==> flow/design.v <==
module data_source (
    input wire clk,
    input wire rst_n,
    output reg fifo_write_valid,
    output reg [8:0] fifo_write_data,
    input wire fifo_write_ready,
    output reg lcd_resetn
);
localparam MAX_CMDS = 69;
reg [8:0] init_cmd[MAX_CMDS:0];
localparam INIT_RESET   = 4'd0;
localparam INIT_PREPARE = 4'd1;
localparam INIT_WAKEUP  = 4'd2;
localparam INIT_SNOOZE  = 4'd3;
localparam INIT_WORKING = 4'd4;
localparam SEND_PIXEL_H = 4'd5;
localparam SEND_PIXEL_L = 4'd6;
localparam FRAME_DONE   = 4'd7;
localparam CNT_100MS = 32'd2700000;
localparam CNT_120MS = 32'd3240000;
localparam CNT_200MS = 32'd5400000;
reg [3:0] init_state;
reg [6:0] cmd_index;
reg [31:0] delay_cnt;
reg [15:0] pixel_cnt;
reg [15:0] pixel_data;
reg [3:0] frame_cmd_index;
localparam LCD_WIDTH = 240;
localparam LCD_HEIGHT = 135;
localparam PIXEL_COUNT = LCD_WIDTH * LCD_HEIGHT;
localparam COLOR_BLUE  = 16'h001F;
localparam COLOR_GREEN = 16'h07E0;
localparam COLOR_RED   = 16'hF800;
localparam CMD_CASET = 9'h02A;
localparam CMD_RASET = 9'h02B;
localparam CMD_RAMWR = 9'h02C;
initial begin
    init_cmd[0] = 9'h036;
    init_cmd[1] = 9'h170;
    init_cmd[2] = 9'h03A;
    init_cmd[3] = 9'h105;
    init_cmd[4] = 9'h0B2;
    init_cmd[5] = 9'h10C;
    init_cmd[6] = 9'h10C;
    init_cmd[7] = 9'h100;
    init_cmd[8] = 9'h133;
    init_cmd[9] = 9'h133;
    init_cmd[10] = 9'h0B7;
    init_cmd[11] = 9'h135;
    init_cmd[12] = 9'h0BB;
    init_cmd[13] = 9'h119;
    init_cmd[14] = 9'h0C0;
    init_cmd[15] = 9'h12C;
    init_cmd[16] = 9'h0C2;
    init_cmd[17] = 9'h101;
    init_cmd[18] = 9'h0C3;
    init_cmd[19] = 9'h112;
    init_cmd[20] = 9'h0C4;
    init_cmd[21] = 9'h120;
    init_cmd[22] = 9'h0C6;
    init_cmd[23] = 9'h10F;
    init_cmd[24] = 9'h0D0;
    init_cmd[25] = 9'h1A4;
    init_cmd[26] = 9'h1A1;
    init_cmd[27] = 9'h0E0;
    init_cmd[28] = 9'h1D0;
    init_cmd[29] = 9'h104;
    init_cmd[30] = 9'h10D;
    init_cmd[31] = 9'h111;
    init_cmd[32] = 9'h113;
    init_cmd[33] = 9'h12B;
    init_cmd[34] = 9'h13F;
    init_cmd[35] = 9'h154;
    init_cmd[36] = 9'h14C;
    init_cmd[37] = 9'h118;
    init_cmd[38] = 9'h10D;
    init_cmd[39] = 9'h10B;
    init_cmd[40] = 9'h11F;
    init_cmd[41] = 9'h123;
    init_cmd[42] = 9'h0E1;
    init_cmd[43] = 9'h1D0;
    init_cmd[44] = 9'h104;
    init_cmd[45] = 9'h10C;
    init_cmd[46] = 9'h111;
    init_cmd[47] = 9'h113;
    init_cmd[48] = 9'h12C;
    init_cmd[49] = 9'h13F;
    init_cmd[50] = 9'h144;
    init_cmd[51] = 9'h151;
    init_cmd[52] = 9'h12F;
    init_cmd[53] = 9'h11F;
    init_cmd[54] = 9'h11F;
    init_cmd[55] = 9'h120;
    init_cmd[56] = 9'h123;
    init_cmd[57] = 9'h021;
    init_cmd[58] = 9'h029;
    init_cmd[59] = 9'h02A;
    init_cmd[60] = 9'h100;
    init_cmd[61] = 9'h128;
    init_cmd[62] = 9'h101;
    init_cmd[63] = 9'h117;
    init_cmd[64] = 9'h02B;
    init_cmd[65] = 9'h100;
    init_cmd[66] = 9'h135;
    init_cmd[67] = 9'h100;
    init_cmd[68] = 9'h1BB;
    init_cmd[69] = 9'h02C;
end
always @(posedge clk or negedge rst_n) begin
    if (!rst_n) begin
        init_state <= INIT_RESET;
        cmd_index <= 0;
        delay_cnt <= 0;
        pixel_cnt <= 0;
        pixel_data <= 0;
        frame_cmd_index <= 0;
        lcd_resetn <= 0;
        fifo_write_valid <= 0;
        fifo_write_data <= 0;
    end else begin
        fifo_write_valid <= 0;
        case (init_state)
            INIT_RESET: begin
                lcd_resetn <= 0;
                if (delay_cnt == CNT_100MS) begin
                    delay_cnt <= 0;
                    init_state <= INIT_PREPARE;
                    lcd_resetn <= 1;
                end else begin
                    delay_cnt <= delay_cnt + 1;
                end
            end
            INIT_PREPARE: begin
                if (delay_cnt == CNT_200MS) begin
                    delay_cnt <= 0;
                    init_state <= INIT_WAKEUP;
                end else begin
                    delay_cnt <= delay_cnt + 1;
                end
            end
            INIT_WAKEUP: begin
                if (fifo_write_ready && !fifo_write_valid) begin
                    fifo_write_valid <= 1;
                    fifo_write_data <= 9'h011;
                    init_state <= INIT_SNOOZE;
                end
            end
            INIT_SNOOZE: begin
                if (delay_cnt == CNT_120MS) begin
                    delay_cnt <= 0;
                    cmd_index <= 0;
                    init_state <= INIT_WORKING;
                end else begin
                    delay_cnt <= delay_cnt + 1;
                end
            end
            INIT_WORKING: begin
                if (cmd_index <= MAX_CMDS) begin
                    if (fifo_write_ready && !fifo_write_valid) begin
                        fifo_write_valid <= 1;
                        fifo_write_data <= init_cmd[cmd_index];
                        cmd_index <= cmd_index + 1;
                    end
                end else begin
                    init_state <= SEND_PIXEL_H;
                    pixel_cnt <= 0;
                end
            end
            SEND_PIXEL_H: begin
                if (pixel_cnt < PIXEL_COUNT) begin
                    if (pixel_cnt < (PIXEL_COUNT / 3))
                        pixel_data <= COLOR_BLUE;
                    else if (pixel_cnt < (PIXEL_COUNT * 2 / 3))
                        pixel_data <= COLOR_GREEN;
                    else
                        pixel_data <= COLOR_RED;
                    if (fifo_write_ready && !fifo_write_valid) begin
                        fifo_write_valid <= 1;
                        fifo_write_data <= {1'b1, pixel_data[15:8]};
                        init_state <= SEND_PIXEL_L;
                    end
                end else begin
                    init_state <= FRAME_DONE;
                    frame_cmd_index <= 0;
                end
            end
            SEND_PIXEL_L: begin
                if (fifo_write_ready && !fifo_write_valid) begin
                    fifo_write_valid <= 1;
                    fifo_write_data <= {1'b1, pixel_data[7:0]};
                    pixel_cnt <= pixel_cnt + 1;
                    init_state <= SEND_PIXEL_H;
                end
            end
            FRAME_DONE: begin
                if (fifo_write_ready && !fifo_write_valid) begin
                    fifo_write_valid <= 1;
                    case (frame_cmd_index)
                        4'd0: fifo_write_data <= CMD_CASET;
                        4'd1: fifo_write_data <= 9'h100;
                        4'd2: fifo_write_data <= 9'h128;
                        4'd3: fifo_write_data <= 9'h101;
                        4'd4: fifo_write_data <= 9'h117;
                        4'd5: fifo_write_data <= CMD_RASET;
                        4'd6: fifo_write_data <= 9'h100;
                        4'd7: fifo_write_data <= 9'h135;
                        4'd8: fifo_write_data <= 9'h100;
                        4'd9: fifo_write_data <= 9'h1BB;
                        4'd10: fifo_write_data <= CMD_RAMWR;
                    endcase
                    if (frame_cmd_index == 4'd10) begin
                        frame_cmd_index <= 0;
                        pixel_cnt <= 0;
                        init_state <= SEND_PIXEL_H;
                    end else begin
                        frame_cmd_index <= frame_cmd_index + 1;
                    end
                end
            end
            default: init_state <= INIT_RESET;
        endcase
    end
end
endmodule
module fifo #(
    parameter DEPTH = 16,
    parameter WIDTH = 9
) (
    input wire clk,
    input wire rst_n,
    input wire read_ready,
    output wire read_valid,
    output reg [WIDTH-1:0] read_data,
    output wire write_ready,
    input wire write_valid,
    input wire [WIDTH-1:0] write_data
);
localparam PTR_BITS = $clog2(DEPTH);
reg [WIDTH-1:0] data [DEPTH-1:0];
reg [PTR_BITS:0] wr_ptr, rd_ptr;
wire [PTR_BITS:0] n = wr_ptr - rd_ptr;
integer i;
always @(posedge clk or negedge rst_n) begin
    if (!rst_n) begin
        for (i = 0; i < DEPTH; i = i + 1) begin
            data[i] <= 0;
        end
        wr_ptr <= 0;
        rd_ptr <= 0;
        read_data <= 0;
    end else begin
        if (write_valid && write_ready) begin
            data[wr_ptr[PTR_BITS-1:0]] <= write_data;
            wr_ptr <= wr_ptr + 1;
        end
        if (read_valid && read_ready) begin
            read_data <= data[rd_ptr[PTR_BITS-1:0]];
            rd_ptr <= rd_ptr + 1;
        end
    end
end
assign read_valid = (n != 0);
assign write_ready = (n != DEPTH);
endmodule
module serializer(
    input clk,
    input rst_n,
    input fifo_valid,         
    input [8:0] fifo_data,   
    output fifo_read_ready,   
    output reg CS,          
    output reg SCLK,       
    output reg D_C,          
    output reg SDA          
);
    localparam IDLE  = 2'd0;
    localparam LOAD  = 2'd1;
    localparam SHIFT = 2'd2;
    localparam DONE  = 2'd3;
    reg [1:0] state;
    reg [7:0] shift_reg;  
    reg [2:0] crt;   
    assign fifo_read_ready = (state == IDLE);
    always @(posedge clk or negedge rst_n) begin
        if (!rst_n) begin
            state     <= IDLE;
            shift_reg <= 8'd0;
            crt   <= 0;
            CS        <= 1;  
            SCLK      <= 0;
            D_C       <= 0;
            SDA       <= 0;
        end else begin
            case (state)
                IDLE: begin
                    CS   <= 1;
                    SCLK <= 0;
                    if (fifo_valid) begin
                        state <= LOAD;
                    end
                end
                LOAD: begin
                    D_C       <= fifo_data[8];  
                    shift_reg <= fifo_data[7:0];
                    crt <= 3'd7;  
                    CS        <= 0;  
                    state     <= SHIFT;
                end
                SHIFT: begin                 
                    if (SCLK == 0) begin
                        SCLK <= 1;
                        SDA  <= shift_reg[crt];
                    end else begin
                        SCLK <= 0;
                        if (crt == 0)
                            state <= DONE;
                        else
                            crt <= crt - 1;
                    end
                end
                DONE: begin
                    CS    <= 1; 
                    state <= IDLE;
                end
                default: state <= IDLE;
            endcase
        end
    end
endmodule
module lcd_driver_top (
    input  wire clk,
    input  wire rst_n,
    output wire lcd_resetn,
    output wire lcd_cs,
    output wire lcd_dc,
    output wire lcd_sclk,
    output wire lcd_sda
);
wire ds_fifo_write_valid;
wire [8:0] ds_fifo_write_data;
wire ds_fifo_write_ready;
wire fifo_serial_read_valid;
wire [8:0] fifo_serial_read_data;
wire fifo_serial_read_ready;
data_source data_source_inst (
    .clk(clk),
    .rst_n(rst_n),
    .fifo_write_valid(ds_fifo_write_valid),
    .fifo_write_data(ds_fifo_write_data),
    .fifo_write_ready(ds_fifo_write_ready),
    .lcd_resetn(lcd_resetn)
);
fifo #(
    .DEPTH(16),
    .WIDTH(9)
) fifo_inst (
    .clk(clk),
    .rst_n(rst_n),
    .read_ready(fifo_serial_read_ready),
    .read_valid(fifo_serial_read_valid),
    .read_data(fifo_serial_read_data),
    .write_ready(ds_fifo_write_ready),
    .write_valid(ds_fifo_write_valid),
    .write_data(ds_fifo_write_data)
);
serializer serializer_inst (
    .clk(clk),
    .rst_n(rst_n),
    .fifo_valid(fifo_serial_read_valid),
    .fifo_data(fifo_serial_read_data),
    .fifo_read_ready(fifo_serial_read_ready),
    .CS(lcd_cs),
    .SCLK(lcd_sclk),
    .D_C(lcd_dc),
    .SDA(lcd_sda)
);
endmodule
# ---- From RTL to reports: lcd_driver_top
# What the tools print for lcd_driver_top, step after step.
# Line numbers count from 1 in the design file above.
# Library cell names are shortened.
# A cell with -- has no value.
dict set report setup {
  top_module {lcd_driver_top}
  clk_port {clk}
  library {sky130hd}
  corner {tt_025C_1v80}
}

# ---- Word-level counts
# Counts by Yosys on the flattened word-level netlist (proc, flatten, opt, wreduce). Print and check cells are left out. Cells with the same type and inputs are merged into one.
# Memory sizes are those after Yosys's memory passes, which may raise the word count (mostly to a power of two), join words into wider ones and drop unused or constant bits.
dict set report bits {
  register_bits 270
  mem_bits_ro 630
  memories 1
  out_inout_bits 5
  elab_cells 226
}
# memory words width read_ports wr line_no
set mem_list {}
lappend mem_list {data_source_inst.init_cmd 70 9 1 0 10} ;# reg [8:0] init_cmd[MAX_CMDS:0];
dict set report op_classes {
  add_sub_neg 8
  compare 4
  n_eq 73
  n_shift 1
  mux 55
  logic 1
  n_reduce_logical 48
}
# operator n
set ops {}
lappend ops {{9-bit parallel mux with 16-bit select} 1}
lappend ops {{32-bit parallel mux with 3-bit select} 1}
lappend ops {{32-bit two-way mux} 3}
lappend ops {{16-bit two-way mux} 6}
lappend ops {{9-bit parallel mux with 9-bit select} 1}
lappend ops {{4-bit == test with constant B} 19}
lappend ops {{32-bit by 22-bit == test with 1-bit output with constant B} 2}
lappend ops {{4-bit by 3-bit == test with 1-bit output with constant B} 16}
lappend ops {{9-bit two-way mux} 7}
lappend ops {{4-bit two-way mux} 13}
lappend ops {{16-bit parallel mux with 3-bit select} 1}
lappend ops {{9-bit parallel mux with 5-bit select} 1}
lappend ops {{2-bit AND reduction} 18}
lappend ops {{16-bit by 15-bit less-than comparator with 1-bit output with constant B} 2}
lappend ops {{32-bit by 1-bit adder with 32-bit output with constant B} 1}
lappend ops {{32-bit by 23-bit == test with 1-bit output with constant B} 1}
lappend ops {{4-bit by 2-bit == test with 1-bit output with constant B} 8}
lappend ops {{4-bit parallel mux with 8-bit select} 1}
lappend ops {{2-bit by 1-bit inequality test with 1-bit output with constant B} 13}
lappend ops {{7-bit two-way mux} 3}
lappend ops {{9-bit AND reduction} 2}
lappend ops {{16-bit by 1-bit adder with 16-bit output with constant B} 1}
lappend ops {{16-bit by 14-bit less-than comparator with 1-bit output with constant B} 1}
lappend ops {{4-bit by 1-bit == test with 1-bit output with constant B} 4}
lappend ops {{4-bit logical NOT} 4}
lappend ops {{7-bit parallel mux with 2-bit select} 1}
lappend ops {{10-bit by 9-bit inequality test with 1-bit output with constant B} 1}
lappend ops {{2-bit nonzero test} 5}
# Not listed: further kinds 33, cells in them 53.

# ---- Longest topological paths
# Depth = most cells in a row (Yosys ltp): at word level without a register or memory, in the mapped netlist without a sequential cell, where the memories' decode and read muxes count.
dict set report logic_depth {
  word_depth 6
  abc_area 0
  mapped_depth 11
  depth_no_buf 8
}

# ---- Synthesis result
# Yosys stat after the flow's synthesis: flattened, memories mapped to cells. It holds for the ABC_AREA given above (unset counts as 0); a run with the other value may have another netlist.
# The area totals of this step are shown rounded.
dict set report synth_totals {
  mapped_cells 1301
  yosys_area_um2 14000
  sequential_area_um2 6590
  ffs 263
  n_buf 88
}
# cell n type_area_um2
set types {}
lappend types {dfrtp_1 260 6506.24}
lappend types {mux2_2 155 1.75E+03}
lappend types {nand2_1 91 341.578}
lappend types {o21ai_0 68 340.326}
lappend types {ha_1 27 337.824}
lappend types {a21oi_1 60 300.288}
lappend types {clkbuf_1 69 258.998}
lappend types {nor2_1 67 251.491}
lappend types {nand3_1 45 225.216}
lappend types {xnor2_1 23 201.443}
lappend types {a221oi_1 20 175.168}
lappend types {a222oi_1 15 150.144}
lappend types {a22oi_1 18 135.13}
lappend types {xor2_1 15 131.376}
lappend types {a22o_1 14 122.618}
lappend types {inv_1 30 112.608}
lappend types {nor2b_1 18 112.608}
lappend types {nand2b_1 17 106.352}
# Other cell types: 68; their cells: 289.
# By module: a second synthesis without flattening, with its own total; a netlist apart from the flattened one above.
dict set report unflattened {
  cells_unflattened 1338
  hier_area_um2 14200
}
# Each row is one instance without its submodules.
# module n_inst cells mod_area_um2
set by_module {}
lappend by_module {fifo 1 606 7770}
lappend by_module {data_source 1 668 5620}
lappend by_module {serializer 1 64 833}
lappend by_module {lcd_driver_top 1 0 0.0}

# ---- Worst setup path after synthesis
# OpenSTA on the mapped netlist: ideal clock, no wires. The path of least setup slack (recovery checks aside). Input and output delay are each 20% of the period. Register names are those of the netlist, which keeps one name where synthesis merged equal registers.
dict set report synth_timing {
  path_type {reg2reg}
  startpoint {reg fifo_inst.rd_ptr[2]}
  endpoint {reg fifo_inst.data[15][0]}
  period_ns 10.0
  setup_time_ns 0.125
  launch_ns 0.000
  arrival_time_ns 3.151
  t_required_ns 9.875
  path_slack_ns 6.725
  path_delay_ns 3.276
  stages 12
  period_less_setup_slack_ns 3.275
}
# "path_delay_ns" is the arrival time less input delay plus setup time.
# "stages" counts driving pins, that of a launching flip-flop among them; a cell with two outputs on the path counts twice.
# "period_less_setup_slack_ns" = period - worst setup slack (recovery checks aside). The figure is calculated, with input and output delays left at 20% of the set period.
# Between the ends stands the longest chain of elaborated cells between them, by number of cells; it is not shown to be the way that was timed. Of several equally long chains one is given.
# Each line given opens the expression or statement behind the cell; cells for indexed reads and writes are added by Yosys, which also makes memories of some case tables.
# Lines with a computed index may be missing from the assigning lines.
dict set report synth_between {
  path_cell_list {dfrtp_1 > clkbuf_1 > inv_1 > clkbuf_1 > ha_1 > and3b_1 > or4_4 > a211o_2 > and3_4 > buf_6 > nand3_4 > mux2_2}
  elab_chain_cells 4
  cells_between 4
  classes_between {add/sub: 1; eq/ne: 1; reduce/logical: 2}
}
# item line_no
set synth_rtl {}
lappend synth_rtl {{start: declaration} 240} ;# reg [PTR_BITS:0] wr_ptr, rd_ptr;
lappend synth_rtl {{start: assignment} 249} ;# rd_ptr <= 0;
lappend synth_rtl {{start: assignment} 258} ;# rd_ptr <= rd_ptr + 1;
lappend synth_rtl {{5-bit subtractor} 241} ;# wire [PTR_BITS:0] n = wr_ptr - rd_ptr;
lappend synth_rtl {{5-bit inequality test} 263} ;# assign write_ready = (n != DEPTH);
lappend synth_rtl {{1-bit logical AND} 252} ;# if (write_valid && write_ready) begin
lappend synth_rtl {{2-bit AND reduction} --}
lappend synth_rtl {{end: assignment} 246} ;# data[i] <= 0;
lappend synth_rtl {{end: declaration} 239} ;# reg [WIDTH-1:0] data [DEPTH-1:0];

# ---- Worst path after layout
# From the final timing report of flow run A: the path of least setup slack in the routed layout; clock arrival at registers is part of the times.
dict set report layout_timing {
  path_type {reg2reg}
  startpoint {reg fifo_inst.rd_ptr[3]}
  endpoint {reg fifo_inst.data[9][0]}
  period_ns 10.0
  setup_time_ns 0.11
  launch_ns 0.56
  arrival_time_ns 4.50
  t_required_ns 10.44
  path_slack_ns 5.93
  stages 10
}
# Between the ends stands the longest chain of elaborated cells between them, by number of cells; it is not shown to be the way that was timed. Of several equally long chains one is given.
# Lines with a computed index may be missing from the assigning lines.
dict set report layout_between {
  path_cell_list {dfrtp_1 > buf_4 > inv_1 > ha_1 > xor3_1 > or4_4 > a211oi_2 > nor2_2 > nand4b_2 > mux2_2}
  elab_chain_cells 4
  cells_between 4
  classes_between {add/sub: 1; eq/ne: 1; reduce/logical: 2}
}
# item line_no
set layout_rtl {}
lappend layout_rtl {{start: declaration} 240} ;# reg [PTR_BITS:0] wr_ptr, rd_ptr;
lappend layout_rtl {{start: assignment} 249} ;# rd_ptr <= 0;
lappend layout_rtl {{start: assignment} 258} ;# rd_ptr <= rd_ptr + 1;
lappend layout_rtl {{5-bit subtractor} 241} ;# wire [PTR_BITS:0] n = wr_ptr - rd_ptr;
lappend layout_rtl {{5-bit inequality test} 263} ;# assign write_ready = (n != DEPTH);
lappend layout_rtl {{1-bit logical AND} 252} ;# if (write_valid && write_ready) begin
lappend layout_rtl {{2-bit AND reduction} --}
lappend layout_rtl {{end: assignment} 246} ;# data[i] <= 0;
lappend layout_rtl {{end: declaration} 239} ;# reg [WIDTH-1:0] data [DEPTH-1:0];

# Design lcd_driver_top on sky130hd. What follows are 6 stored runs of the flow, each under its own settings; their order means nothing. The constraints put input and output delay at 20% of the set period each and load the outputs with 0.01 pF.
# "period_reached_ns" = clock period - worst setup slack. The figure is calculated, with input and output delays left at 20% of the set period.
# Values from the reports are rounded here.
run="flow run A" settings CELL_PAD_IN_SITES_GLOBAL_PLACEMENT=0 CORE_UTILIZATION=52 MAX_ROUTING_LAYER="met4" MIN_ROUTING_LAYER="met2" PLACE_DENSITY_LB_ADDON=0.08 SETUP_SLACK_MARGIN=-0.72 TNS_END_PERCENT=85 period_ns=10.0 CAP_MARGIN=20 CORE_MARGIN=2 SLEW_MARGIN=20
run="flow run A" results synthArea_um2=14000 final_die_area_um2=28200 final_stdcell_area_um2=15200 ws_setup_ns=5.93 timing.setup.tns_ns=0.000 period_reached_ns=4.067
run="flow run B" settings CAP_MARGIN=15 CELL_PAD_IN_SITES_DETAIL_PLACEMENT=2 CELL_PAD_IN_SITES_GLOBAL_PLACEMENT=2 CORE_ASPECT_RATIO=0.81 CORE_MARGIN=5 CORE_UTILIZATION=35 CTS_CLUSTER_DIAMETER=333 CTS_CLUSTER_SIZE=26 GPL_ROUTABILITY_DRIVEN=1 GPL_TIMING_DRIVEN=1 HOLD_SLACK_MARGIN=0.07 MAX_ROUTING_LAYER="met4" MIN_ROUTING_LAYER="met1" SETUP_SLACK_MARGIN=-0.34 SLEW_MARGIN=10 TNS_END_PERCENT=75 period_ns=3.31
run="flow run B" results synthArea_um2=14000 final_die_area_um2=44000 final_stdcell_area_um2=15300 ws_setup_ns=0.221 timing.setup.tns_ns=0.000 period_reached_ns=3.089
run="flow run C" settings ABC_AREA=1 CELL_PAD_IN_SITES_GLOBAL_PLACEMENT=0 CORE_UTILIZATION=52 CTS_CLUSTER_SIZE=38 MAX_ROUTING_LAYER="met4" MIN_ROUTING_LAYER="met2" PLACE_DENSITY=0.81 SETUP_SLACK_MARGIN=-0.72 SLEW_MARGIN=35 TNS_END_PERCENT=65 period_ns=10.0 CAP_MARGIN=20 CORE_MARGIN=2
run="flow run C" results synthArea_um2=14400 final_die_area_um2=29100 final_stdcell_area_um2=15700 ws_setup_ns=6.38 timing.setup.tns_ns=0.000 period_reached_ns=3.622
run="flow run D" settings CELL_PAD_IN_SITES_GLOBAL_PLACEMENT=2 CORE_UTILIZATION=15 CTS_CLUSTER_SIZE=82 GPL_TIMING_DRIVEN=0 HOLD_SLACK_MARGIN=0.08 PLACE_DENSITY=0.48 SETUP_SLACK_MARGIN=0.87 period_ns=3.91 CAP_MARGIN=20 CORE_MARGIN=2 SLEW_MARGIN=20
run="flow run D" results synthArea_um2=14000 final_die_area_um2=95500 final_stdcell_area_um2=17900 ws_setup_ns=0.785 timing.setup.tns_ns=0.000 period_reached_ns=3.125
run="flow run E" settings CORE_UTILIZATION=40 MAX_ROUTING_LAYER="met5" PLACE_DENSITY=0.87 SETUP_SLACK_MARGIN=0.03 TNS_END_PERCENT=60 period_ns=3.18 CAP_MARGIN=20 CORE_MARGIN=2 SLEW_MARGIN=20
run="flow run E" results synthArea_um2=14000 final_die_area_um2=36400 final_stdcell_area_um2=15500 ws_setup_ns=0.130 timing.setup.tns_ns=0.000 period_reached_ns=3.050
run="flow run F" settings CELL_PAD_IN_SITES_DETAIL_PLACEMENT=0 CORE_ASPECT_RATIO=0.72 CORE_UTILIZATION=18 CTS_CLUSTER_DIAMETER=356 HOLD_SLACK_MARGIN=0.12 PLACE_DENSITY_LB_ADDON=0.08 SLEW_MARGIN=0 TNS_END_PERCENT=40 period_ns=4.24 CAP_MARGIN=20 CORE_MARGIN=2
run="flow run F" results synthArea_um2=14000 final_die_area_um2=79800 final_stdcell_area_um2=16300 ws_setup_ns=0.853 timing.setup.tns_ns=0.000 period_reached_ns=3.387
